==> flow/design.v <==
`timescale 1ns / 1ps
module display_controller(
	input clk,  
	input rst,
	output hSync, vSync,
	output reg bright,
	output reg[9:0] hCount, 
	output reg [9:0] vCount  
	);
	always @ (posedge clk, posedge rst)
		begin
		if (rst)
			begin
			hCount <= 0;
			vCount <= 0;
			end
		else if (hCount < 10'd799)
			begin
			hCount <= hCount + 1;
			end
		else if (vCount < 10'd524)
			begin
			hCount <= 0;
			vCount <= vCount + 1;
			end
		else
			begin
			hCount <= 0;
			vCount <= 0;
			end
		end
	assign hSync = (hCount < 96) ? 0:1;
	assign vSync = (vCount < 2) ? 0:1;
	always @(posedge clk, posedge rst)
		begin
		if (rst)
			bright <= 0;
		else if(hCount > 10'd143 && hCount < 10'd784 && vCount > 10'd34 && vCount < 10'd516)
			bright <= 1;
		else
			bright <= 0;
		end	
endmodule
`timescale 1ns / 1ps
module game_control(
	input clk,
	input en,  
	input bright,
	input rst,
	input up, input left, input right, input down,
	input [9:0] hCount, vCount,
	output reg [11:0] rgb,
	output reg [3:0] lives 
   );
	wire block_fill;
	wire block_white_fill_2;
	wire block_white_fill_3;
	wire block_white_fill_4;
	wire block_white_fill_5;
	wire block_white_fill_6;
	wire block_white_fill_7;
	wire block_white_fill_8;
	wire block_white_fill_9;
	wire block_white_fill_10;
	wire block_white_fill_11;
	wire block_red_fill_2;
	wire block_red_fill_3;
	wire block_red_fill_4;
	wire block_red_fill_5;
	wire block_red_fill_6;
	wire block_red_fill_7;
	wire block_red_fill_8;
	wire block_red_fill_9;
	wire block_red_fill_10;
	wire block_red_fill_11;
	wire block_blue_fill_2;
	wire block_blue_fill_3;
	wire block_blue_fill_4;
	wire block_blue_fill_5;
	wire block_blue_fill_6;
	wire block_blue_fill_7;
	wire block_blue_fill_8;
	wire block_blue_fill_9;
	wire block_blue_fill_10;
	wire block_blue_fill_11;
	wire ball_fill;
	wire start_screen;
	wire win_screen;
	wire lost_screen;
	reg [1:0] enablewhite2;
	reg [1:0] enablewhite3;
	reg [1:0] enablewhite4;
	reg [1:0] enablewhite5;
	reg [1:0] enablewhite6;
	reg [1:0] enablewhite7;
	reg [1:0] enablewhite8;
	reg [1:0] enablewhite9;
	reg [1:0] enablewhite10;
	reg [1:0] enablewhite11;
	reg [1:0] enablered2;
	reg [1:0] enablered3;
	reg [1:0] enablered4;
	reg [1:0] enablered5;
	reg [1:0] enablered6;
	reg [1:0] enablered7;
	reg [1:0] enablered8;
	reg [1:0] enablered9;
	reg [1:0] enablered10;
	reg [1:0] enablered11;
	reg [1:0] enableblue2;
	reg [1:0] enableblue3;
	reg [1:0] enableblue4;
	reg [1:0] enableblue5;
	reg [1:0] enableblue6;
	reg [1:0] enableblue7;
	reg [1:0] enableblue8;
	reg [1:0] enableblue9;
	reg [1:0] enableblue10;
	reg [1:0] enableblue11;
	reg reg_down;
	reg [9:0] xpos, ypos;
	reg [9:0] xpos2, ypos2;
	reg [1:0] move;
	reg [1:0] ydirection;
	reg [1:0] ydir_b, ydir_n;
	reg ydir_nset;
	reg [1:0] xdirection;
	reg [1:0] xspeed;
	parameter BLACK  = 12'b0000_0000_0000;
	parameter WHITE  = 12'b1111_1111_1111;
	parameter RED    = 12'b1111_0000_0000;
	parameter GREEN  = 12'b0000_1111_0000;
	parameter GREY   = 12'b0101_0101_0101;
	parameter YELLOW = 12'b1111_1111_0000;
	parameter CYAN   = 12'b0000_1111_1111;
	parameter BLUE   = 12'b0000_0000_1111;
	always@ (*) begin
		if(reg_down == 1)
			if(~bright )	 
				rgb = 12'b0000_0000_0000;
			else if (lives < 1 && lost_screen && !(enableblue2 == 0 && enableblue3 == 0 && enableblue4 == 0 && enableblue5 == 0 && enableblue6 == 0 && enableblue7 == 0 
			&& enableblue8 == 0 && enableblue9 == 0 && enableblue10 == 0 && enableblue11 == 0 && enablered2 == 0 && enablered3 == 0 && enablered4 == 0 
			&& enablered5 == 0 && enablered6 == 0 && enablered7 == 0 && enablered8 == 0 && enablered9 == 0 && enablered10 == 0 && enablered11 == 0 &&
			enablewhite2 == 0 && enablewhite3 == 0 && enablewhite4 == 0 && enablewhite5 == 0 && enablewhite6 == 0 && enablewhite7 == 0 && enablewhite8 == 0 && 
			enablewhite9 == 0 && enablewhite10 == 0 && enablewhite11 == 0))
				rgb = RED;
			else if (lives >= 1 && block_fill && !(enableblue2 == 0 && enableblue3 == 0 && enableblue4 == 0 && enableblue5 == 0 && enableblue6 == 0 && enableblue7 == 0 
			&& enableblue8 == 0 && enableblue9 == 0 && enableblue10 == 0 && enableblue11 == 0 && enablered2 == 0 && enablered3 == 0 && enablered4 == 0 
			&& enablered5 == 0 && enablered6 == 0 && enablered7 == 0 && enablered8 == 0 && enablered9 == 0 && enablered10 == 0 && enablered11 == 0 &&
			enablewhite2 == 0 && enablewhite3 == 0 && enablewhite4 == 0 && enablewhite5 == 0 && enablewhite6 == 0 && enablewhite7 == 0 && enablewhite8 == 0 && 
			enablewhite9 == 0 && enablewhite10 == 0 && enablewhite11 == 0)) 
				rgb = GREY; 
			else if (lives >= 1 && block_white_fill_2 || block_white_fill_3 || block_white_fill_4 || block_white_fill_5 || block_white_fill_6 || block_white_fill_7|| 
			block_white_fill_8 || block_white_fill_9 || block_white_fill_10 || block_white_fill_11) 
				rgb = WHITE; 
			else if (lives >= 1 && block_red_fill_2 || block_red_fill_3 || block_red_fill_4 || block_red_fill_5 || block_red_fill_6 || block_red_fill_7|| 
			block_red_fill_8 || block_red_fill_9 || block_red_fill_10 || block_red_fill_11)
				rgb = RED; 
			else if (lives >= 1 && block_blue_fill_2 || block_blue_fill_3 || block_blue_fill_4 || block_blue_fill_5 || block_blue_fill_6 || block_blue_fill_7|| 
			block_blue_fill_8 || block_blue_fill_9 || block_blue_fill_10 || block_blue_fill_11)
				rgb = BLUE;
			else if (lives >= 1 && ball_fill && !(enableblue2 == 0 && enableblue3 == 0 && enableblue4 == 0 && enableblue5 == 0 && enableblue6 == 0 && enableblue7 == 0 
			&& enableblue8 == 0 && enableblue9 == 0 && enableblue10 == 0 && enableblue11 == 0 && enablered2 == 0 && enablered3 == 0 && enablered4 == 0 
			&& enablered5 == 0 && enablered6 == 0 && enablered7 == 0 && enablered8 == 0 && enablered9 == 0 && enablered10 == 0 && enablered11 == 0 &&
			enablewhite2 == 0 && enablewhite3 == 0 && enablewhite4 == 0 && enablewhite5 == 0 && enablewhite6 == 0 && enablewhite7 == 0 && enablewhite8 == 0 && 
			enablewhite9 == 0 && enablewhite10 == 0 && enablewhite11 == 0))
				rgb = CYAN;
			else if(lives >= 1 && enableblue2 == 0 && enableblue3 == 0 && enableblue4 == 0 && enableblue5 == 0 && enableblue6 == 0 && enableblue7 == 0 
			&& enableblue8 == 0 && enableblue9 == 0 && enableblue10 == 0 && enableblue11 == 0 && enablered2 == 0 && enablered3 == 0 && enablered4 == 0 
			&& enablered5 == 0 && enablered6 == 0 && enablered7 == 0 && enablered8 == 0 && enablered9 == 0 && enablered10 == 0 && enablered11 == 0 &&
			enablewhite2 == 0 && enablewhite3 == 0 && enablewhite4 == 0 && enablewhite5 == 0 && enablewhite6 == 0 && enablewhite7 == 0 && enablewhite8 == 0 && 
			enablewhite9 == 0 && enablewhite10 == 0 && enablewhite11 == 0 && win_screen)
				rgb = GREEN;
			else	
				rgb= BLACK;	
		else
		  if(~bright )	 
		      rgb = 12'b0000_0000_0000;
		  else if (start_screen)
		      rgb = YELLOW;
		  else
		      rgb = BLACK;
	end
	assign block_fill= vCount>=(ypos-5) && vCount<=(ypos+5) && hCount>=(xpos-50) && hCount<=(xpos+50);
	assign start_screen = ((hCount>= 10'd148) && (hCount <= 10'd776)) && ((vCount >= 10'd40) && (vCount <= 10'd600));
	assign win_screen = ((hCount>= 10'd148) && (hCount <= 10'd776)) && ((vCount >= 10'd40) && (vCount <= 10'd600));
	assign lost_screen = ((hCount>= 10'd148) && (hCount <= 10'd776)) && ((vCount >= 10'd40) && (vCount <= 10'd600));
	assign block_white_fill_2= ((hCount>= 10'd148) && (hCount <= 10'd209)) && ((vCount >= 10'd40) && (vCount <= 10'd90) && (enablewhite2)) ? 1 : 0;
	assign block_white_fill_3= ((hCount>= 10'd211) && (hCount <= 10'd272)) && ((vCount >= 10'd40) && (vCount <= 10'd90) && (enablewhite3)) ? 1 : 0;
	assign block_white_fill_4= ((hCount>= 10'd274) && (hCount <= 10'd335)) && ((vCount >= 10'd40) && (vCount <= 10'd90) && (enablewhite4)) ? 1 : 0;
	assign block_white_fill_5= ((hCount>= 10'd337) && (hCount <= 10'd398)) && ((vCount >= 10'd40) && (vCount <= 10'd90) && (enablewhite5)) ? 1 : 0;
	assign block_white_fill_6= ((hCount>= 10'd400) && (hCount <= 10'd461)) && ((vCount >= 10'd40) && (vCount <= 10'd90) && (enablewhite6)) ? 1 : 0;
	assign block_white_fill_7= ((hCount>= 10'd463) && (hCount <= 10'd524)) && ((vCount >= 10'd40) && (vCount <= 10'd90) && (enablewhite7)) ? 1 : 0;
	assign block_white_fill_8= ((hCount>= 10'd526) && (hCount <= 10'd587)) && ((vCount >= 10'd40) && (vCount <= 10'd90) && (enablewhite8)) ? 1 : 0;
	assign block_white_fill_9= ((hCount>= 10'd589) && (hCount <= 10'd650)) && ((vCount >= 10'd40) && (vCount <= 10'd90) && (enablewhite9)) ? 1 : 0;
	assign block_white_fill_10= ((hCount>= 10'd652) && (hCount <= 10'd713)) && ((vCount >= 10'd40) && (vCount <= 10'd90) && (enablewhite10)) ? 1 : 0;
	assign block_white_fill_11= ((hCount>= 10'd715) && (hCount <= 10'd776)) && ((vCount >= 10'd40) && (vCount <= 10'd90) && (enablewhite11)) ? 1 : 0;
	assign block_red_fill_2= ((hCount>= 10'd148) && (hCount <= 10'd209)) && ((vCount >= 10'd91) && (vCount <= 10'd141) && (enablered2)) ? 1 : 0;
	assign block_red_fill_3= ((hCount>= 10'd211) && (hCount <= 10'd272)) && ((vCount >= 10'd91) && (vCount <= 10'd141) && (enablered3)) ? 1 : 0;
	assign block_red_fill_4= ((hCount>= 10'd274) && (hCount <= 10'd335)) && ((vCount >= 10'd91) && (vCount <= 10'd141) && (enablered4)) ? 1 : 0;
	assign block_red_fill_5= ((hCount>= 10'd337) && (hCount <= 10'd398)) && ((vCount >= 10'd91) && (vCount <= 10'd141) && (enablered5)) ? 1 : 0;
	assign block_red_fill_6= ((hCount>= 10'd400) && (hCount <= 10'd461)) && ((vCount >= 10'd91) && (vCount <= 10'd141) && (enablered6)) ? 1 : 0;
	assign block_red_fill_7= ((hCount>= 10'd463) && (hCount <= 10'd524)) && ((vCount >= 10'd91) && (vCount <= 10'd141) && (enablered7)) ? 1 : 0;
	assign block_red_fill_8= ((hCount>= 10'd526) && (hCount <= 10'd587)) && ((vCount >= 10'd91) && (vCount <= 10'd141) && (enablered8)) ? 1 : 0;
	assign block_red_fill_9= ((hCount>= 10'd589) && (hCount <= 10'd650)) && ((vCount >= 10'd91) && (vCount <= 10'd141) && (enablered9)) ? 1 : 0;
	assign block_red_fill_10= ((hCount>= 10'd652) && (hCount <= 10'd713)) && ((vCount >= 10'd91) && (vCount <= 10'd141) && (enablered10)) ? 1 : 0;
	assign block_red_fill_11= ((hCount>= 10'd715) && (hCount <= 10'd776)) && ((vCount >= 10'd91) && (vCount <= 10'd141) && (enablered11)) ? 1 : 0;
	assign block_blue_fill_2= ((hCount>= 10'd148) && (hCount <= 10'd209)) && ((vCount >= 10'd142) && (vCount <= 10'd192) && (enableblue2)) ? 1 : 0;
	assign block_blue_fill_3= ((hCount>= 10'd211) && (hCount <= 10'd272)) && ((vCount >= 10'd142) && (vCount <= 10'd192) && (enableblue3)) ? 1 : 0;
	assign block_blue_fill_4= ((hCount>= 10'd274) && (hCount <= 10'd335)) && ((vCount >= 10'd142) && (vCount <= 10'd192) && (enableblue4)) ? 1 : 0;
	assign block_blue_fill_5= ((hCount>= 10'd337) && (hCount <= 10'd398)) && ((vCount >= 10'd142) && (vCount <= 10'd192) && (enableblue5)) ? 1 : 0;
	assign block_blue_fill_6= ((hCount>= 10'd400) && (hCount <= 10'd461)) && ((vCount >= 10'd142) && (vCount <= 10'd192) && (enableblue6)) ? 1 : 0;
	assign block_blue_fill_7= ((hCount>= 10'd463) && (hCount <= 10'd524)) && ((vCount >= 10'd142) && (vCount <= 10'd192) && (enableblue7)) ? 1 : 0;
	assign block_blue_fill_8= ((hCount>= 10'd526) && (hCount <= 10'd587)) && ((vCount >= 10'd142) && (vCount <= 10'd192) && (enableblue8)) ? 1 : 0;
	assign block_blue_fill_9= ((hCount>= 10'd589) && (hCount <= 10'd650)) && ((vCount >= 10'd142) && (vCount <= 10'd192) && (enableblue9)) ? 1 : 0;
	assign block_blue_fill_10= ((hCount>= 10'd652) && (hCount <= 10'd713)) && ((vCount >= 10'd142) && (vCount <= 10'd192) && (enableblue10)) ? 1 : 0;
	assign block_blue_fill_11= ((hCount>= 10'd715) && (hCount <= 10'd776)) && ((vCount >= 10'd142) && (vCount <= 10'd192) && (enableblue11)) ? 1 : 0;
	assign ball_fill =  (vCount>=(ypos2) && vCount<=(ypos2) && hCount>=(xpos2-10) && hCount<=(xpos2+10) || 
	                     vCount>=(ypos2-1) && vCount<=(ypos2+1) && hCount>=(xpos2-10) && hCount<=(xpos2+10)||
						 vCount>=(ypos2-2) && vCount<=(ypos2+2) && hCount>=(xpos2-10) && hCount<=(xpos2+10)|| 
	                     vCount>=(ypos2-3) && vCount<=(ypos2+3) && hCount>=(xpos2-8) && hCount<=(xpos2+8)||
						 vCount>=(ypos2-4) && vCount<=(ypos2+4) && hCount>=(xpos2-8) && hCount<=(xpos2+8) ||
	                     vCount>=(ypos2-5) && vCount<=(ypos2+5) && hCount>=(xpos2-6) && hCount<=(xpos2+6) ||
						 vCount>=(ypos2-6) && vCount<=(ypos2+6) && hCount>=(xpos2-6) && hCount<=(xpos2+6) ||
	                     vCount>=(ypos2-7) && vCount<=(ypos2+7) && hCount>=(xpos2-4) && hCount<=(xpos2+4)||
						 vCount>=(ypos2-7) && vCount<=(ypos2+7) && hCount>=(xpos2-4) && hCount<=(xpos2+4)||
	                     vCount>=(ypos2-8) && vCount<=(ypos2+8) && hCount>=(xpos2-2) && hCount<=(xpos2+2) ||
	                     vCount>=(ypos2-9) && vCount<=(ypos2+9) && hCount>=(xpos2-1) && hCount<=(xpos2+1));
	always@ (posedge clk, posedge rst)
		begin
			if(rst)
			begin
				reg_down <= 0;
				move <= 0;
			end	
		    else if (en && down) 
				reg_down <= 1;
			else if(en && up && reg_down == 1)
				move <=1;
		end
	always@(posedge clk, posedge rst) 
	begin
		if(rst)
			begin 
				lives <= 3'd3;
				enablewhite2 <= 1;
				enablewhite3 <= 1;
				enablewhite4 <= 1;
				enablewhite5 <= 1;
				enablewhite6 <= 1;
				enablewhite7 <= 1;
				enablewhite8 <= 1;
				enablewhite9 <= 1;
				enablewhite10 <= 1;
				enablewhite11 <= 1;
				enablered2 <= 1;
				enablered3 <= 1;
				enablered4 <= 1;
				enablered5 <= 1;
				enablered6 <= 1;
				enablered7 <= 1;
				enablered8 <= 1;
				enablered9 <= 1;
				enablered10 <= 1;
				enablered11 <= 1;
				enableblue2 <= 1;
				enableblue3 <= 1;
				enableblue4 <= 1;
				enableblue5 <= 1;
				enableblue6 <= 1;
				enableblue7 <= 1;
				enableblue8 <= 1;
				enableblue9 <= 1;
				enableblue10 <= 1;
				enableblue11 <= 1;
				xpos <= 450;
				ypos <= 470;
				xpos2 <= 450;
				ypos2 <= 456;
				ydirection <= 1;
				xdirection <= 2;
				xspeed <= 0;
			end
		else if (en && reg_down == 1)
			begin
			ydir_b = ydirection;
			ydir_n = ydirection;
			ydir_nset = 1'b0;
			if ((ypos2 + 4 > 465) && (ypos2 + 4 < 467) && ydir_b == 0) 
				begin
					if ((xpos2 >= xpos - 50) && (xpos2 <= xpos + 50))
						begin ydir_n = 1; ydir_nset = 1'b1; end
					if ((xpos2 >= xpos - 1) && (xpos2 <= xpos + 1))
						begin
							xdirection <= 2;
							xspeed <= 0;
						end
					if ((xpos2 >= xpos - 50) && (xpos2 <= xpos -27))
						begin
							xdirection <= 0;
							xspeed <= 2;
						end
					if ((xpos2 >= xpos - 26) && (xpos2 <= xpos - 2))
						begin
							xdirection <= 0;
							xspeed <= 1;
						end
					if ((xpos2 >= xpos + 2) && (xpos2 <= xpos + 26))
						begin
							xdirection <= 1;
							xspeed <= 1;
						end
					if ((xpos2 >= xpos + 27) && (xpos2 <= xpos +50))
					begin
						xdirection <= 1;
						xspeed <= 2;
					end
			end
			begin
				if ((ypos2 - 4 <= 192))
					begin
						if ((xpos2 - 10 >= 148) && (xpos2 + 10 <= 210) && (enableblue2))
						begin
							enableblue2 <= 0;
							ydir_b = 0;
						end
						if ((xpos2 - 10 >= 211) && (xpos2 + 10 <= 273) && (enableblue3))
						begin
							enableblue3 <= 0;
							ydir_b = 0;
						end
						if ((xpos2 - 10 >= 274) && (xpos2 + 10 <= 336) && (enableblue4))
						begin
							enableblue4 <= 0;
							ydir_b = 0;
						end
						if ((xpos2 - 10 >= 337) && (xpos2 + 10 <= 399) && (enableblue5))
						begin
							enableblue5 <= 0;
							ydir_b = 0;
						end
						if ((xpos2 - 10 >= 400) && (xpos2 + 10 <= 462) && (enableblue6))
						begin
							enableblue6 <= 0;
							ydir_b = 0;
						end
						if ((xpos2 - 10 >= 461) && (xpos2 + 10 <= 525) && (enableblue7))
						begin
							enableblue7 <= 0;
							ydir_b = 0;
						end
						if ((xpos2 - 10 >= 526) && (xpos2 + 10 <= 588) && (enableblue8))
						begin
							enableblue8 <= 0;
							ydir_b = 0;
						end
						if ((xpos2 - 10 >= 589) && (xpos2 + 10 <= 651) && (enableblue9))
						begin
							enableblue9 <= 0;
							ydir_b = 0;
						end
						if ((xpos2 - 10 >= 652) && (xpos2 + 10 <= 714) && (enableblue10))
						begin
							enableblue10 <= 0;
							ydir_b = 0;
						end
						if ((xpos2 - 10 >= 715) && (xpos2 + 10 <= 778) && (enableblue11))
						begin
							enableblue11 <= 0;
							ydir_b = 0;
						end
					end
			end
			begin
				if ((ypos2 + 4 <= 146) && (ypos2 + 4 >= 142) && (ydir_b == 0))
					begin
						if ((xpos2 - 10 >= 148) && (xpos2 + 10 <= 210) && (enableblue2))
						begin
							enableblue2 <= 0;
							ydir_b = 1;
						end
						if ((xpos2 - 10 >= 211) && (xpos2 + 10 <= 273) && (enableblue3))
						begin
							enableblue3 <= 0;
							ydir_b = 1;
						end
						if ((xpos2 - 10 >= 274) && (xpos2 + 10 <= 336) && (enableblue4))
						begin
							enableblue4 <= 0;
							ydir_b = 1;
						end
						if ((xpos2 - 10 >= 337) && (xpos2 + 10 <= 399) && (enableblue5))
						begin
							enableblue5 <= 0;
							ydir_b = 1;
						end
						if ((xpos2 - 10 >= 400) && (xpos2 + 10 <= 462) && (enableblue6))
						begin
							enableblue6 <= 0;
							ydir_b = 1;
						end
						if ((xpos2 - 10 >= 463) && (xpos2 + 10 <= 525) && (enableblue7))
						begin
							enableblue7 <= 0;
							ydir_b = 1;
						end
						if ((xpos2 - 10 >= 526) && (xpos2 + 10 <= 588) && (enableblue8))
						begin
							enableblue8 <= 0;
							ydir_b = 1;
						end
						if ((xpos2 - 10 >= 589) && (xpos2 + 10 <= 651) && (enableblue9))
						begin
							enableblue9 <= 0;
							ydir_b = 1;
						end
						if ((xpos2 - 10 >= 652) && (xpos2 + 10 <= 714) && (enableblue10))
						begin
							enableblue10 <= 0;
							ydir_b = 1;
						end
						if ((xpos2 - 10 >= 715) && (xpos2 + 10 <= 776) && (enableblue11))
						begin
							enableblue11 <= 0;
							ydir_b = 1;
						end
					end
			end
			begin
				if ((ypos2 - 4 <= 192) && (ypos2 - 4 >= 142))
					begin
						if ((xpos2 - 10 >= 205) && (xpos2 - 10 <= 209) && (enableblue2))
						begin
							enableblue2 <= 0;
							xdirection <= 1;
						end
						if ((xpos2 + 10 >= 148) && (xpos2 + 10 <= 152) && (enableblue2))
						begin
							enableblue2 <= 0;
							xdirection <= 0;
						end
						if ((xpos2 - 10 >= 268) && (xpos2 - 10 <= 272) && (enableblue3))
						begin
							enableblue3 <= 0;
							xdirection <= 1;
						end
						if ((xpos2 + 10 >= 211) && (xpos2 + 10 <= 215) && (enableblue3))
						begin
							enableblue3 <= 0;
							xdirection <= 0;
						end
						if ((xpos2 - 10 >= 331) && (xpos2 - 10 <= 335) && (enableblue4))
						begin
							enableblue4 <= 0;
							xdirection <= 1;
						end
						if ((xpos2 + 10 >= 274) && (xpos2 + 10 <= 278) && (enableblue4))
						begin
							enableblue4 <= 0;
							xdirection <= 0;
						end
						if ((xpos2 - 10 >= 394) && (xpos2 - 10 <= 398) && (enableblue5))
						begin
							enableblue5 <= 0;
							xdirection <= 1;
						end
						if ((xpos2 + 10 >= 337) && (xpos2 + 10 <= 341) && (enableblue5))
						begin
							enableblue5 <= 0;
							xdirection <= 0;
						end
						if ((xpos2 - 10 >= 457) && (xpos2 - 10 <= 461) && (enableblue6))
						begin
							enableblue6 <= 0;
							xdirection <= 1;
						end
						if ((xpos2 + 10 >= 400) && (xpos2 + 10 <= 404) && (enableblue6))
						begin
							enableblue6 <= 0;
							xdirection <= 0;
						end
						if ((xpos2 - 10 >= 520) && (xpos2 - 10 <= 524) && (enableblue7))
						begin
							enableblue7 <= 0;
							xdirection <= 1;
						end
						if ((xpos2 + 10 >= 463) && (xpos2 + 10 <= 467) && (enableblue7))
						begin
							enableblue7 <= 0;
							xdirection <= 0;
						end
						if ((xpos2 - 10 >= 583) && (xpos2 - 10 <= 587) && (enableblue8))
						begin
							enableblue8 <= 0;
							xdirection <= 1;
						end
						if ((xpos2 + 10 >= 526) && (xpos2 + 10 <= 530) && (enableblue8))
						begin
							enableblue8 <= 0;
							xdirection <= 0;
						end
						if ((xpos2 - 10 >= 646) && (xpos2 - 10 <= 650) && (enableblue9))
						begin
							enableblue9 <= 0;
							xdirection <= 1;
						end
						if ((xpos2 + 10 >= 589) && (xpos2 + 10 <= 593) && (enableblue9))
						begin
							enableblue9 <= 0;
							xdirection <= 0;
						end
						if ((xpos2 - 10 >= 709) && (xpos2 - 10 <= 713) && (enableblue10))
						begin
							enableblue10 <= 0;
							xdirection <= 1;
						end
						if ((xpos2 + 10 >= 652) && (xpos2 + 10 <= 656) && (enableblue10))
						begin
							enableblue10 <= 0;
							xdirection <= 0;
						end
						if ((xpos2 - 10 >= 772) && (xpos2 - 10 <= 776) && (enableblue11))
						begin
							enableblue11 <= 0;
							xdirection <= 1;
						end
						if ((xpos2 + 10 >= 715) && (xpos2 + 10 <= 719) && (enableblue11))
						begin
							enableblue11 <= 0;
							xdirection <= 0;
						end
					end
			end
			begin
				if ((ypos2 - 4 <= 141))
					begin
						if ((xpos2 - 10 >= 148) && (xpos2 + 10 <= 210) && (enablered2))
						begin
							enablered2 <= 0;
							ydir_b = 0;
						end
						if ((xpos2 - 10 >= 211) && (xpos2 + 10 <= 273) && (enablered3))
						begin
							enablered3 <= 0;
							ydir_b = 0;
						end
						if ((xpos2 - 10 >= 274) && (xpos2 + 10 <= 336) && (enablered4))
						begin
							enablered4 <= 0;
							ydir_b = 0;
						end
						if ((xpos2 - 10 >= 337) && (xpos2 + 10 <= 399) && (enablered5))
						begin
							enablered5 <= 0;
							ydir_b = 0;
						end
						if ((xpos2 - 10 >= 400) && (xpos2 + 10 <= 462) && (enablered6))
						begin
							enablered6 <= 0;
							ydir_b = 0;
						end
						if ((xpos2 - 10 >= 463) && (xpos2 + 10 <= 525) && (enablered7))
						begin
							enablered7 <= 0;
							ydir_b = 0;
						end
						if ((xpos2 - 10 >= 526) && (xpos2 + 10 <= 588) && (enablered8))
						begin
							enablered8 <= 0;
							ydir_b = 0;
						end
						if ((xpos2 - 10 >= 589) && (xpos2 + 10 <= 651) && (enablered9))
						begin
							enablered9 <= 0;
							ydir_b = 0;
						end
						if ((xpos2 - 10 >= 652) && (xpos2 + 10 <= 714) && (enablered10))
						begin
							enablered10 <= 0;
							ydir_b = 0;
						end
						if ((xpos2 - 10 >= 715) && (xpos2 + 10 <= 778) && (enablered11))
						begin
							enablered11 <= 0;
							ydir_b = 0;
						end
					end
			end	
			begin
				if ((ypos2 + 4 <= 92) && ydir_b == 0)
					begin
						if ((xpos2 - 10 >= 148) && (xpos2 + 10 <= 210) && (enablered2))
						begin
							enablered2 <= 0;
							ydir_b = 1;
						end
						if ((xpos2 - 10 >= 211) && (xpos2 + 10 <= 273) && (enablered3))
						begin
							enablered3 <= 0;
							ydir_b = 1;
						end
						if ((xpos2 - 10 >= 274) && (xpos2 + 10 <= 336) && (enablered4))
						begin
							enablered4 <= 0;
							ydir_b = 1;
						end
						if ((xpos2 - 10 >= 337) && (xpos2 + 10 <= 399) && (enablered5))
						begin
							enablered5 <= 0;
							ydir_b = 1;
						end
						if ((xpos2 - 10 >= 400) && (xpos2 + 10 <= 462) && (enablered6))
						begin
							enablered6 <= 0;
							ydir_b = 1;
						end
						if ((xpos2 - 10 >= 463) && (xpos2 + 10 <= 525) && (enablered7))
						begin
							enablered7 <= 0;
							ydir_b = 1;
						end
						if ((xpos2 - 10 >= 526) && (xpos2 + 10 <= 588) && (enablered8))
						begin
							enablered8 <= 0;
							ydir_b = 1;
						end
						if ((xpos2 - 10 >= 589) && (xpos2 + 10 <= 651) && (enablered9))
						begin
							enablered9 <= 0;
							ydir_b = 1;
						end
						if ((xpos2 - 10 >= 652) && (xpos2 + 10 <= 714) && (enablered10))
						begin
							enablered10 <= 0;
							ydir_b = 1;
						end
						if ((xpos2 - 10 >= 715) && (xpos2 + 10 <= 778) && (enablered11))
						begin
							enablered11 <= 0;
							ydir_b = 1;
						end
					end
			end	
			begin
				if ((ypos2 - 4 <= 141) && (ypos2 - 4 >= 91))
					begin
						if ((xpos2 - 10 >= 205) && (xpos2 - 10 <= 209) && (enablered2))
						begin
							enablered2 <= 0;
							xdirection <= 1;
						end
						if ((xpos2 + 10 >= 148) && (xpos2 + 10 <= 152) && (enablered2))
						begin
							enablered2 <= 0;
							xdirection <= 0;
						end
						if ((xpos2 - 10 >= 268) && (xpos2 - 10 <= 272) && (enablered3))
						begin
							enablered3 <= 0;
							xdirection <= 1;
						end
						if ((xpos2 + 10 >= 211) && (xpos2 + 10 <= 215) && (enablered3))
						begin
							enablered3 <= 0;
							xdirection <= 0;
						end
						if ((xpos2 - 10 >= 331) && (xpos2 - 10 <= 335) && (enablered4))
						begin
							enablered4 <= 0;
							xdirection <= 1;
						end
						if ((xpos2 + 10 >= 274) && (xpos2 + 10 <= 278) && (enablered4))
						begin
							enablered4 <= 0;
							xdirection <= 0;
						end
						if ((xpos2 - 10 >= 394) && (xpos2 - 10 <= 398) && (enablered5))
						begin
							enablered5 <= 0;
							xdirection <= 1;
						end
						if ((xpos2 + 10 >= 337) && (xpos2 + 10 <= 341) && (enablered5))
						begin
							enablered5 <= 0;
							xdirection <= 0;
						end
						if ((xpos2 - 10 >= 457) && (xpos2 - 10 <= 461) && (enablered6))
						begin
							enablered6 <= 0;
							xdirection <= 1;
						end
						if ((xpos2 + 10 >= 400) && (xpos2 + 10 <= 404) && (enablered6))
						begin
							enablered6 <= 0;
							xdirection <= 0;
						end
						if ((xpos2 - 10 >= 520) && (xpos2 - 10 <= 524) && (enablered7))
						begin
							enablered7 <= 0;
							xdirection <= 1;
						end
						if ((xpos2 + 10 >= 463) && (xpos2 + 10 <= 467) && (enablered7))
						begin
							enablered7 <= 0;
							xdirection <= 0;
						end
						if ((xpos2 - 10 >= 583) && (xpos2 - 10 <= 587) && (enablered8))
						begin
							enablered8 <= 0;
							xdirection <= 1;
						end
						if ((xpos2 + 10 >= 526) && (xpos2 + 10 <= 530) && (enablered8))
						begin
							enablered8 <= 0;
							xdirection <= 0;
						end
						if ((xpos2 - 10 >= 646) && (xpos2 - 10 <= 650) && (enablered9))
						begin
							enablered9 <= 0;
							xdirection <= 1;
						end
						if ((xpos2 + 10 >= 589) && (xpos2 + 10 <= 593) && (enablered9))
						begin
							enablered9 <= 0;
							xdirection <= 0;
						end
						if ((xpos2 - 10 >= 709) && (xpos2 - 10 <= 713) && (enablered10))
						begin
							enablered10 <= 0;
							xdirection <= 1;
						end
						if ((xpos2 + 10 >= 652) && (xpos2 + 10 <= 656) && (enablered10))
						begin
							enablered10 <= 0;
							xdirection <= 0;
						end
						if ((xpos2 - 10 >= 772) && (xpos2 - 10 <= 776) && (enablered11))
						begin
							enablered11 <= 0;
							xdirection <= 1;
						end
						if ((xpos2 + 10 >= 715) && (xpos2 + 10 <= 719) && (enablered11))
						begin
							enablered11 <= 0;
							xdirection <= 0;
						end
					end
			end
			begin
				if ((ypos2 - 4 <= 90))
					begin
						if ((xpos2 - 10 >= 148) && (xpos2 + 10 <= 210) && (enablewhite2))
						begin
							enablewhite2 <= 0;
							ydir_b = 0;
						end
						if ((xpos2 - 10 >= 211) && (xpos2 + 10 <= 273) && (enablewhite3))
						begin
							enablewhite3 <= 0;
							ydir_b = 0;
						end
						if ((xpos2 - 10 >= 274) && (xpos2 + 10 <= 336) && (enablewhite4))
						begin
							enablewhite4 <= 0;
							ydir_b = 0;
						end
						if ((xpos2 - 10 >= 337) && (xpos2 + 10 <= 399) && (enablewhite5))
						begin
							enablewhite5 <= 0;
							ydir_b = 0;
						end
						if ((xpos2 - 10 >= 400) && (xpos2 + 10 <= 462) && (enablewhite6))
						begin
							enablewhite6 <= 0;
							ydir_b = 0;
						end
						if ((xpos2 - 10 >= 463) && (xpos2 + 10 <= 525) && (enablewhite7))
						begin
							enablewhite7 <= 0;
							ydir_b = 0;
						end
						if ((xpos2 - 10 >= 526) && (xpos2 + 10 <= 588) && (enablewhite8))
						begin
							enablewhite8 <= 0;
							ydir_b = 0;
						end
						if ((xpos2 - 10 >= 589) && (xpos2 + 10 <= 651) && (enablewhite9))
						begin
							enablewhite9 <= 0;
							ydir_b = 0;
						end
						if ((xpos2 - 10 >= 652) && (xpos2 + 10 <= 714) && (enablewhite10))
						begin
							enablewhite10 <= 0;
							ydir_b = 0;
						end
						if ((xpos2 - 10 >= 715) && (xpos2 + 10 <= 778) && (enablewhite11))
						begin
							enablewhite11 <= 0;
							ydir_b = 0;
						end
					end
			end
			begin
				if ((ypos2 - 4 <= 90) && (ypos2 - 4 >= 40))
					begin
						if ((xpos2 - 10 >= 205) && (xpos2 - 10 <= 209) && (enablewhite2))
						begin
							enablewhite2 <= 0;
							xdirection <= 1;
						end
						if ((xpos2 + 10 >= 148) && (xpos2 + 10 <= 152) && (enablewhite2))
						begin
							enablewhite2 <= 0;
							xdirection <= 0;
						end
						if ((xpos2 - 10 >= 268) && (xpos2 - 10 <= 272) && (enablewhite3))
						begin
							enablewhite3 <= 0;
							xdirection <= 1;
						end
						if ((xpos2 + 10 >= 211) && (xpos2 + 10 <= 215) && (enablewhite3))
						begin
							enablewhite3 <= 0;
							xdirection <= 0;
						end
						if ((xpos2 - 10 >= 331) && (xpos2 - 10 <= 335) && (enablewhite4))
						begin
							enablewhite4 <= 0;
							xdirection <= 1;
						end
						if ((xpos2 + 10 >= 274) && (xpos2 + 10 <= 278) && (enablewhite4))
						begin
							enablewhite4 <= 0;
							xdirection <= 0;
						end
						if ((xpos2 - 10 >= 394) && (xpos2 - 10 <= 398) && (enablewhite5))
						begin
							enablewhite5 <= 0;
							xdirection <= 1;
						end
						if ((xpos2 + 10 >= 337) && (xpos2 + 10 <= 341) && (enablewhite5))
						begin
							enablewhite5 <= 0;
							xdirection <= 0;
						end
						if ((xpos2 - 10 >= 457) && (xpos2 - 10 <= 461) && (enablewhite6))
						begin
							enablewhite6 <= 0;
							xdirection <= 1;
						end
						if ((xpos2 + 10 >= 400) && (xpos2 + 10 <= 404) && (enablewhite6))
						begin
							enablewhite6 <= 0;
							xdirection <= 0;
						end
						if ((xpos2 - 10 >= 520) && (xpos2 - 10 <= 524) && (enablewhite7))
						begin
							enablewhite7 <= 0;
							xdirection <= 1;
						end
						if ((xpos2 + 10 >= 463) && (xpos2 + 10 <= 467) && (enablewhite7))
						begin
							enablewhite7 <= 0;
							xdirection <= 0;
						end
						if ((xpos2 - 10 >= 583) && (xpos2 - 10 <= 587) && (enablewhite8))
						begin
							enablewhite8 <= 0;
							xdirection <= 1;
						end
						if ((xpos2 + 10 >= 526) && (xpos2 + 10 <= 530) && (enablewhite8))
						begin
							enablewhite8 <= 0;
							xdirection <= 0;
						end
						if ((xpos2 - 10 >= 646) && (xpos2 - 10 <= 650) && (enablewhite9))
						begin
							enablewhite9 <= 0;
							xdirection <= 1;
						end
						if ((xpos2 + 10 >= 589) && (xpos2 + 10 <= 593) && (enablewhite9))
						begin
							enablewhite9 <= 0;
							xdirection <= 0;
						end
						if ((xpos2 - 10 >= 709) && (xpos2 - 10 <= 713) && (enablewhite10))
						begin
							enablewhite10 <= 0;
							xdirection <= 1;
						end
						if ((xpos2 + 10 >= 652) && (xpos2 + 10 <= 656) && (enablewhite10))
						begin
							enablewhite10 <= 0;
							xdirection <= 0;
						end
						if ((xpos2 - 10 >= 772) && (xpos2 - 10 <= 776) && (enablewhite11))
						begin
							enablewhite11 <= 0;
							xdirection <= 1;
						end
						if ((xpos2 + 10 >= 715) && (xpos2 + 10 <= 719) && (enablewhite11))
						begin
							enablewhite11 <= 0;
							xdirection <= 0;
						end
					end
			end
		if ((ypos2 - 4 <= 41) && (ydir_b)) 
			begin ydir_n = 0; ydir_nset = 1'b1; end
		if ((xpos2 - 5 <= 147) && (xdirection == 0)) 
			xdirection <= 1;
		if ((xpos2 + 5 >= 777) && (xdirection == 1)) 
			xdirection <= 0;
		if(move && ypos2 <= 475)
			begin
				if (ydir_b == 1)
					ypos2 <= ypos2 - 2;
				else if (ydir_b == 0)
					ypos2 <= ypos2 + 2;
				else if (ydir_b == 2)
					ypos2 <= ypos2 - 1;
				if (xdirection == 0)
				begin
					if (xspeed == 2)
					begin
						if( xpos2 - 4 >= 148)
							xpos2 <= xpos2 - 4;
					end
					else if (xspeed == 1)
					begin
						if( xpos2 - 2 >= 148)
							xpos2 <= xpos2 - 2;
					end
				end
				else if (xdirection == 1)
				begin
					if (xspeed == 2)
					begin
						if( xpos2 + 4 <= 776)
							xpos2 <= xpos2 + 4;
					end
					else if (xspeed == 1)
					begin
						if( xpos2 + 2 <= 776)
							xpos2 <= xpos2 + 2;
					end
				end
				else if (xdirection == 2)
				begin
					xpos2 <= xpos2;
				end
			end
		else if (ypos2 >= 471)
			begin 
				lives <= lives - 3'd1;
				if (ypos2 >= 472)
					begin
						xpos <= 450;
						ypos <= 470;
						xpos2 <= 450;
						ypos2 <= 456;
						begin ydir_n = 1; ydir_nset = 1'b1; end
						xdirection <= 2;
					end
			end
		if(right) 
			begin
				xpos<=xpos+4;  
				if(xpos>=730)  
					xpos<=730;
			end
		else if(left) 
			begin
				xpos<=xpos-4;
				if(xpos<=200)
					xpos<=200;
			end
			ydirection <= ydir_nset ? ydir_n : ydir_b;
		end
	end
endmodule
module display_lives(
	input clk,
	input[3:0] displayNumber,
	output reg [3:0] anode,
	output reg [6:0] ssdOut	
    );
	reg [20:0] refresh;
	reg [3:0] LEDNumber;
	wire [1:0] LEDCounter;
	always @ (posedge clk)
	begin
		refresh <= refresh + 21'd1;
	end
	assign LEDCounter = refresh[20:19];
	always @ (*)
	 begin
		begin
			anode = 4'b1110;
			LEDNumber = displayNumber;
		end	
	end
	always @ (*)
    begin
        case (LEDNumber)
        4'd0: ssdOut = 7'b0000001;     
        4'd1: ssdOut = 7'b1001111; 
        4'd2: ssdOut = 7'b0010010; 
        4'd3: ssdOut = 7'b0000110;  
        default: ssdOut = 7'b0000110; 
        endcase
    end
endmodule
`timescale 1ns / 1ps
module vga_top(
	input ClkPort,
	input BtnC,
	input BtnU,
	input BtnD,
	input BtnR,
	input BtnL,
	input MoveTick,  
	output hSync, vSync,
	output [3:0] vgaR, vgaG, vgaB,
	output An0, An1, An2, An3, An4, An5, An6, An7,
	output Ca, Cb, Cc, Cd, Ce, Cf, Cg, Dp,
	output MemOE, MemWR, RamCS, QuadSpiFlashCS
	);
	wire Reset;
	assign Reset=BtnC;
	wire bright;
	wire[9:0] hc, vc;
	wire[3:0] lives;
	wire [6:0] ssdOut;
	wire [3:0] anode;
	wire [11:0] rgb;
	display_controller dc(.clk(ClkPort), .rst(Reset), .hSync(hSync), .vSync(vSync), .bright(bright), .hCount(hc), .vCount(vc));
	game_control sc(.clk(ClkPort), .en(MoveTick), .bright(bright), .rst(BtnC), .up(BtnU), .down(BtnD),.left(BtnL),.right(BtnR),.hCount(hc), .vCount(vc), .rgb(rgb), .lives(lives));
	display_lives cnt(.clk(ClkPort), .displayNumber(lives), .anode(anode), .ssdOut(ssdOut));
	assign vgaR = rgb[11 : 8];
	assign vgaG = rgb[7  : 4];
	assign vgaB = rgb[3  : 0];
	assign {MemOE, MemWR, RamCS, QuadSpiFlashCS} = 4'b1111;
	assign {An7, An6, An5, An4, An3, An2, An1, An0} = {4'b1111, anode};
	assign {Ca, Cb, Cc, Cd, Ce, Cf, Cg} = ssdOut[6 : 0];
	assign Dp = 1'b1;  
endmodule
======== Step by step through the tools: vga_top ========
Tool output for the design above, in the order of the flow.
Line numbers count from 1 in the design file above.
Operators: Yosys type, input widths -> output width; for muxes data width and select width s.
Library cell names are shortened.
The mark -- stands for no value.
inputs
  design top .............................. vga_top
  clock port .............................. ClkPort
  cell library ............................ sky130hd
  timing corner ........................... tt_025C_1v80

======== After elaboration ========
Counts by Yosys on the flattened word-level netlist (proc, flatten, opt, wreduce; memories kept). Register bits leave out memories and registers merged into their read ports (data or address). Print and check cells are left out. Cells with the same type and inputs are merged into one.
operators by class
  add/subtract/negate cells ............... 47
  multiply operators ...................... 0
  divide/modulo/power cells ............... 0
  $lt $le $gt $ge ......................... 168
  equality and inequality tests ........... 16
  shifts and indexed selects .............. 0
  multiplexer cells ....................... 412
  bitwise logic cells ..................... 2
  reduce/logical cells .................... 412
operator list
  cell                   number
  $ge 10x32->1           21
  $le 10x32->1           21
  $mux 2                 334
  $le 32x10->1 const B   17
  $ge 32x10->1 const B   14
  $ge 32x9->1 const B    13
  $le 32x9->1 const B    12
  $ge 32x8->1 const B    9
  $mux 10                26
  $le 32x8->1 const B    8
  $logic_and 1x2->1      123
  $logic_and 1x1->1      203
  $mux 12                10
  $add 10x3->11 const B  7
  $sub 10x3->11 const B  7
  $ge 10x9->1 const B    7
  $logic_not 2->1        35
  $le 32x7->1 const B    2
  $le 10x10->1 const B   6
  $le 10x9->1 const B    6
  $ge 10x10->1 const B   5
  $add 10x2->11 const B  4
  $sub 10x2->11 const B  4
  $add 10x4->11 const B  4
  $sub 10x4->11 const B  4
  $lt 10x10->1 const B   4
  $le 10x8->1 const B    4
  $mux 1                 40
Other operator kinds: 49; their cells: 107.
storage and ports
  flip-flop bits (word level) ............. 123
  bits in latches ......................... 0
  memory bits (writable) .................. 0
  ROM bits ................................ 0
  word width x clocked read ports ......... 0
  memory cells ............................ 0
  input port bits ......................... 7
  elaborated cells ........................ 1099

======== Longest topological paths ========
Longest topological path by Yosys (ltp), each cell counted once; first at word level (registers and memories cut), then after technology mapping (sequential cells cut; the memories' decode and read muxes count).
logic depth
  word-level depth ........................ 77
  ABC_AREA ................................ 0
  gate-level depth with buffers ........... 22

======== Netlist ========
The flow's flattened synthesis, as Yosys stat reports it; memories are mapped. The netlist is that of the ABC_AREA named above (0 if unset); the other value can give another one.
Totals and module areas in this step are rounded.
cell types
  cell      number  area in all (sq um)
  ha_1      377     4.72E+03
  dfrtp_1   75      1876.8
  xnor2_1   207     1.81E+03
  dfstp_2   45      1.18E+03
  nand2_1   281     1.05E+03
  a21oi_1   200     1000.96
  nor2_1    265     994.704
  o21ai_0   158     790.758
  a21o_1    93      698.17
  nand3_1   98      490.47
  and2_1    63      394.128
  nand4_1   62      387.872
  nor3_1    76      380.365
  nor2b_1   55      344.08
  inv_1     90      337.824
  clkbuf_1  86      322.81
  nor4_1    51      319.056
  o21a_1    41      307.795
Not listed: further types 104, cells in them 689.
mapped netlist
  cells in the netlist .................... 3012
  chip area (Yosys) ....................... 22910 sq um
  area of sequential cells ................ 3059 sq um
  flip-flops .............................. 120
  buffers ................................. 156
The figures by module come from a second, unflattened synthesis with its own total; it is not the netlist above.
unflattened totals
  cells (unflattened synthesis) ........... 2980
  area (unflattened synthesis) ............ 22890 sq um
Each row is one instance without its submodules.
by module
  module              instances  cells  area (sq um)
  game_control        1          2834   21560
  display_controller  1          123    1162
  display_lives       1          13     90.1
  vga_top             1          10     71.3

======== Timing after synthesis ========
Source: OpenSTA report_checks on the synthesized netlist (no wires, ideal clock, input and output delay 20% of the period each), path of least setup slack; recovery checks are left aside. Register names are those of the netlist, which keeps one name where synthesis merged equal registers.
path after synthesis
  path type ............................... register -> output
  from .................................... register sc.xpos2[2]
  to ...................................... output port vgaG[2]
  period .................................. 12000 ps
  external output delay ................... 2400 ps
  launch time at the first pin ............ 0 ps
  arrival time ............................ 4471 ps
  path slack .............................. 5129 ps
  delay of the path ....................... 4471 ps
  stages .................................. 21
  buffers on the path ..................... 4
  synthesis period reached ................ 6871 ps
"delay of the path" = arrival - input delay + setup time.
At an output port there is no setup time.
"stages" counts driving pins, that of a launching flip-flop among them; a cell with two outputs on the path counts twice.
"synthesis period reached" = period - worst setup slack (recovery checks aside). The figure is calculated, with input and output delays left at 20% of the set period.
The rows between start and end are the longest chain of elaborated cells between them; the timing report does not say that the signal goes this way. Where chains are equally long, one stands for them.
A line is the first line of the expression or statement that the cell stems from. Yosys adds cells for indexed reads and writes and turns some case tables into memories.
A register here has more assigning lines than the two given.
between the ends, after synthesis
  path through ............................ dfrtp_1 clkbuf_1 inv_1 ha_1 clkbuf_1 clkbuf_1 inv_1 ha_1 a21oi_1 o21bai_1 a21o_1 a21o_1 a21oi_1 nor2b_1 o21ai_0 a21oi_1 o32a_1 a21o_1 and3_1 a22oi_1 buf_4
  length of the longest elaborated chain .. 24
  elaborated cells on any way between the ends .. 64
RTL lines, path after synthesis
  item                            line  source
  from (decl)                     122   reg [9:0] xpos2, ypos2;
  from (assign)                   928   xpos2 <= xpos2 - 4;
  from (assign)                   933   xpos2 <= xpos2 - 2;
  $sub 10x4->11                   218   assign ball_fill = (vCount>=(ypos2) && vCount<=(ypos2) && hCount>=(xpos2-10) && hCount<=(xpos2+10) ||
  $ge 10x32->1                    218
  $logic_and 1x1->1 (2 in a row)  218
  $logic_or 1x1->1 (10 in a row)  218
  $logic_and 1x1->1 (2 in a row)  162   else if (lives >= 1 && ball_fill && !(enableblue2 == 0 && enableblue3 == 0 && enableblue4 == 0 && enableblue5 ...
  $mux 12                         162
  $mux 12                         159   else if (lives >= 1 && block_blue_fill_2 || block_blue_fill_3 || block_blue_fill_4 || block_blue_fill_5 || blo ...
  $mux 12                         156   else if (lives >= 1 && block_red_fill_2 || block_red_fill_3 || block_red_fill_4 || block_red_fill_5 || block_r ...
  $mux 12                         153   else if (lives >= 1 && block_white_fill_2 || block_white_fill_3 || block_white_fill_4 || block_white_fill_5 || ...
  $mux 12                         147   else if (lives >= 1 && block_fill && !(enableblue2 == 0 && enableblue3 == 0 && enableblue4 == 0 && enableblue5 ...
  $mux 12                         141   else if (lives < 1 && lost_screen && !(enableblue2 == 0 && enableblue3 == 0 && enableblue4 == 0 && enableblue5 ...
  $mux 12                         139   if(~bright )
  $mux 12                         138   if(reg_down == 1)
  to (decl)                       1025  output [3:0] vgaR, vgaG, vgaB,
Nets of the timed path that keep an RTL name, with a line that drives or declares them; the list need not be complete.
named nets, after synthesis
  net      line
  vgaG[0]  138

======== Timing after layout ========
Path of least setup slack in the final report of stored run 1 (OpenROAD, finished layout, wires in). Where an end is a register, its clock arrival counts in the times.
The report prints the path's times to 10 ps; the period is as set.
path after layout
  path type ............................... register -> output
  from .................................... register sc.ypos2[3]
  to ...................................... output port vgaG[0]
  period .................................. 7400 ps
  external output delay ................... 1480 ps
  launch time at the first pin ............ 510 ps
  arrival time ............................ 5790 ps
  path slack .............................. 130 ps
  stages .................................. 19
  buffers on the path ..................... 1
The rows between start and end are the longest chain of elaborated cells between them; the timing report does not say that the signal goes this way. Where chains are equally long, one stands for them.
A register here has more assigning lines than the two given.
between the ends, after layout
  path through ............................ dfstp_2 ha_1 a21o_1 nand3_1 xnor2_1 ha_1 a21o_1 a21oi_1 o21ai_0 a21o_1 a21oi_1 o32ai_1 o32a_1 a2111oi_1 a2111oi_1 a21o_1 and3_1 a22oi_1 clkdlybuf4s50_1
  length of the longest elaborated chain .. 25
  elaborated cells on any way between the ends .. 88
RTL lines, path after layout
  item                            line  source
  from (decl)                     122   reg [9:0] xpos2, ypos2;
  from (assign)                   918   ypos2 <= ypos2 - 2;
  from (assign)                   920   ypos2 <= ypos2 + 2;
  $sub 10x1->11                   219   vCount>=(ypos2-1) && vCount<=(ypos2+1) && hCount>=(xpos2-10) && hCount<=(xpos2+10)||
  $ge 10x32->1                    219
  $logic_and 1x1->1 (3 in a row)  219
  $logic_or 1x1->1 (10 in a row)  218   assign ball_fill = (vCount>=(ypos2) && vCount<=(ypos2) && hCount>=(xpos2-10) && hCount<=(xpos2+10) ||
  $logic_and 1x1->1 (2 in a row)  162   else if (lives >= 1 && ball_fill && !(enableblue2 == 0 && enableblue3 == 0 && enableblue4 == 0 && enableblue5 ...
  $mux 12                         162
  $mux 12                         159   else if (lives >= 1 && block_blue_fill_2 || block_blue_fill_3 || block_blue_fill_4 || block_blue_fill_5 || blo ...
  $mux 12                         156   else if (lives >= 1 && block_red_fill_2 || block_red_fill_3 || block_red_fill_4 || block_red_fill_5 || block_r ...
  $mux 12                         153   else if (lives >= 1 && block_white_fill_2 || block_white_fill_3 || block_white_fill_4 || block_white_fill_5 || ...
  $mux 12                         147   else if (lives >= 1 && block_fill && !(enableblue2 == 0 && enableblue3 == 0 && enableblue4 == 0 && enableblue5 ...
  $mux 12                         141   else if (lives < 1 && lost_screen && !(enableblue2 == 0 && enableblue3 == 0 && enableblue4 == 0 && enableblue5 ...
  $mux 12                         139   if(~bright )
  $mux 12                         138   if(reg_down == 1)
  to (decl)                       1025  output [3:0] vgaR, vgaG, vgaB,

--- measured runs ---
Measured data: module vga_top, platform sky130hd, 5 stored runs of the flow under differing settings, order arbitrary. Input and output delays are each 20% of the period that was set; the output load is 0.01 pF.
"period achieved": clock period set for the run, less the worst setup slack. It is reckoned from that one timing run; input and output delays stay at 20% of the period that was set.
By "worst path time" is meant the share of the clock period that the worst setup path is allowed (20% is reserved at inputs, 20% at outputs), minus its slack. Clock arrival times at its registers enter into it.
"total power after layout" is the tool's figure for a default switching activity; nothing was simulated.
"worst path time" is given in steps of 10 ps.
Results are given in rounded form.

---- stored run 1 ----
settings
  ABC_AREA = 0
  CORE_ASPECT_RATIO = 0.78
  CORE_MARGIN = 7
  CORE_UTILIZATION = 37
  CTS_CLUSTER_SIZE = 27
  GPL_ROUTABILITY_DRIVEN = 1
  GPL_TIMING_DRIVEN = 1
  PLACE_DENSITY_LB_ADDON = 0.08
  SETUP_SLACK_MARGIN = -0.22
  TNS_END_PERCENT = 35
  period_ns = 7.4
  CAP_MARGIN = 20
  SLEW_MARGIN = 20
results
  worst hold slack after layout ........... 458 ps
  Yosys chip area after synthesis ......... 22910 sq um
  worst setup slack after layout .......... 133 ps
  std-cell area (final layout) ............ 24890 sq um
  worst path time ......................... 5790 ps
  critical path kind ...................... register -> output
  period achieved ......................... 7267 ps
  total power after layout ................ 7.554 mW
  total negative slack .................... 0 ps
  area of the die ......................... 69150 sq um
  final design utilization ................ 40.7%

---- stored run 2 ----
settings
  ABC_AREA = 1
  CAP_MARGIN = 5
  CELL_PAD_IN_SITES_DETAIL_PLACEMENT = 2
  CELL_PAD_IN_SITES_GLOBAL_PLACEMENT = 3
  CORE_UTILIZATION = 51
  GPL_ROUTABILITY_DRIVEN = 0
  GPL_TIMING_DRIVEN = 0
  HOLD_SLACK_MARGIN = 0.04
  PLACE_DENSITY_LB_ADDON = 0.02
  SLEW_MARGIN = 10
  TNS_END_PERCENT = 30
  period_ns = 9.28
  CORE_MARGIN = 2
results
  no final report: placement broke off with FLW-0024

---- stored run 3 ----
settings
  CAP_MARGIN = 20
  CELL_PAD_IN_SITES_DETAIL_PLACEMENT = 0
  CORE_MARGIN = 3
  CORE_UTILIZATION = 22
  CTS_CLUSTER_SIZE = 66
  GPL_TIMING_DRIVEN = 1
  MAX_ROUTING_LAYER = met5
  MIN_ROUTING_LAYER = met2
  PLACE_DENSITY_LB_ADDON = 0.15
  TNS_END_PERCENT = 100
  period_ns = 13.1
  SLEW_MARGIN = 20
results
  worst hold slack after layout ........... 469 ps
  Yosys chip area after synthesis ......... 22910 sq um
  worst setup slack after layout .......... 3604 ps
  std-cell area (final layout) ............ 25410 sq um
  worst path time ......................... 6880 ps
  critical path kind ...................... register -> output
  period achieved ......................... 9496 ps
  total power after layout ................ 4.318 mW
  total negative slack .................... 0 ps
  area of the die ......................... 108100 sq um
  final design utilization ................ 24.8%

---- stored run 4 ----
settings
  ABC_AREA = 1
  CAP_MARGIN = 35
  CORE_ASPECT_RATIO = 0.78
  CORE_MARGIN = 7
  CORE_UTILIZATION = 37
  CTS_CLUSTER_SIZE = 27
  GPL_ROUTABILITY_DRIVEN = 0
  GPL_TIMING_DRIVEN = 0
  PLACE_DENSITY_LB_ADDON = 0.08
  SETUP_SLACK_MARGIN = -0.22
  SLEW_MARGIN = 5
  TNS_END_PERCENT = 35
  period_ns = 7.38
results
  worst hold slack after layout ........... 439 ps
  Yosys chip area after synthesis ......... 25520 sq um
  worst setup slack after layout .......... -67 ps
  std-cell area (final layout) ............ 28060 sq um
  worst path time ......................... 5970 ps
  critical path kind ...................... register -> output
  period achieved ......................... 7447 ps
  total power after layout ................ 12.77 mW
  total negative slack .................... -120 ps
  area of the die ......................... 76590 sq um
  final design utilization ................ 41.4%

---- stored run 5 ----
settings
  ABC_AREA = 1
  CAP_MARGIN = 5
  CELL_PAD_IN_SITES_DETAIL_PLACEMENT = 2
  CELL_PAD_IN_SITES_GLOBAL_PLACEMENT = 3
  CORE_UTILIZATION = 51
  GPL_ROUTABILITY_DRIVEN = 0
  GPL_TIMING_DRIVEN = 0
  HOLD_SLACK_MARGIN = 0.04
  PLACE_DENSITY_LB_ADDON = 0.02
  SETUP_SLACK_MARGIN = 1.27
  SLEW_MARGIN = 10
  period_ns = 5.31
  CORE_MARGIN = 2
results
  no final report: placement broke off with FLW-0024
--- end ---
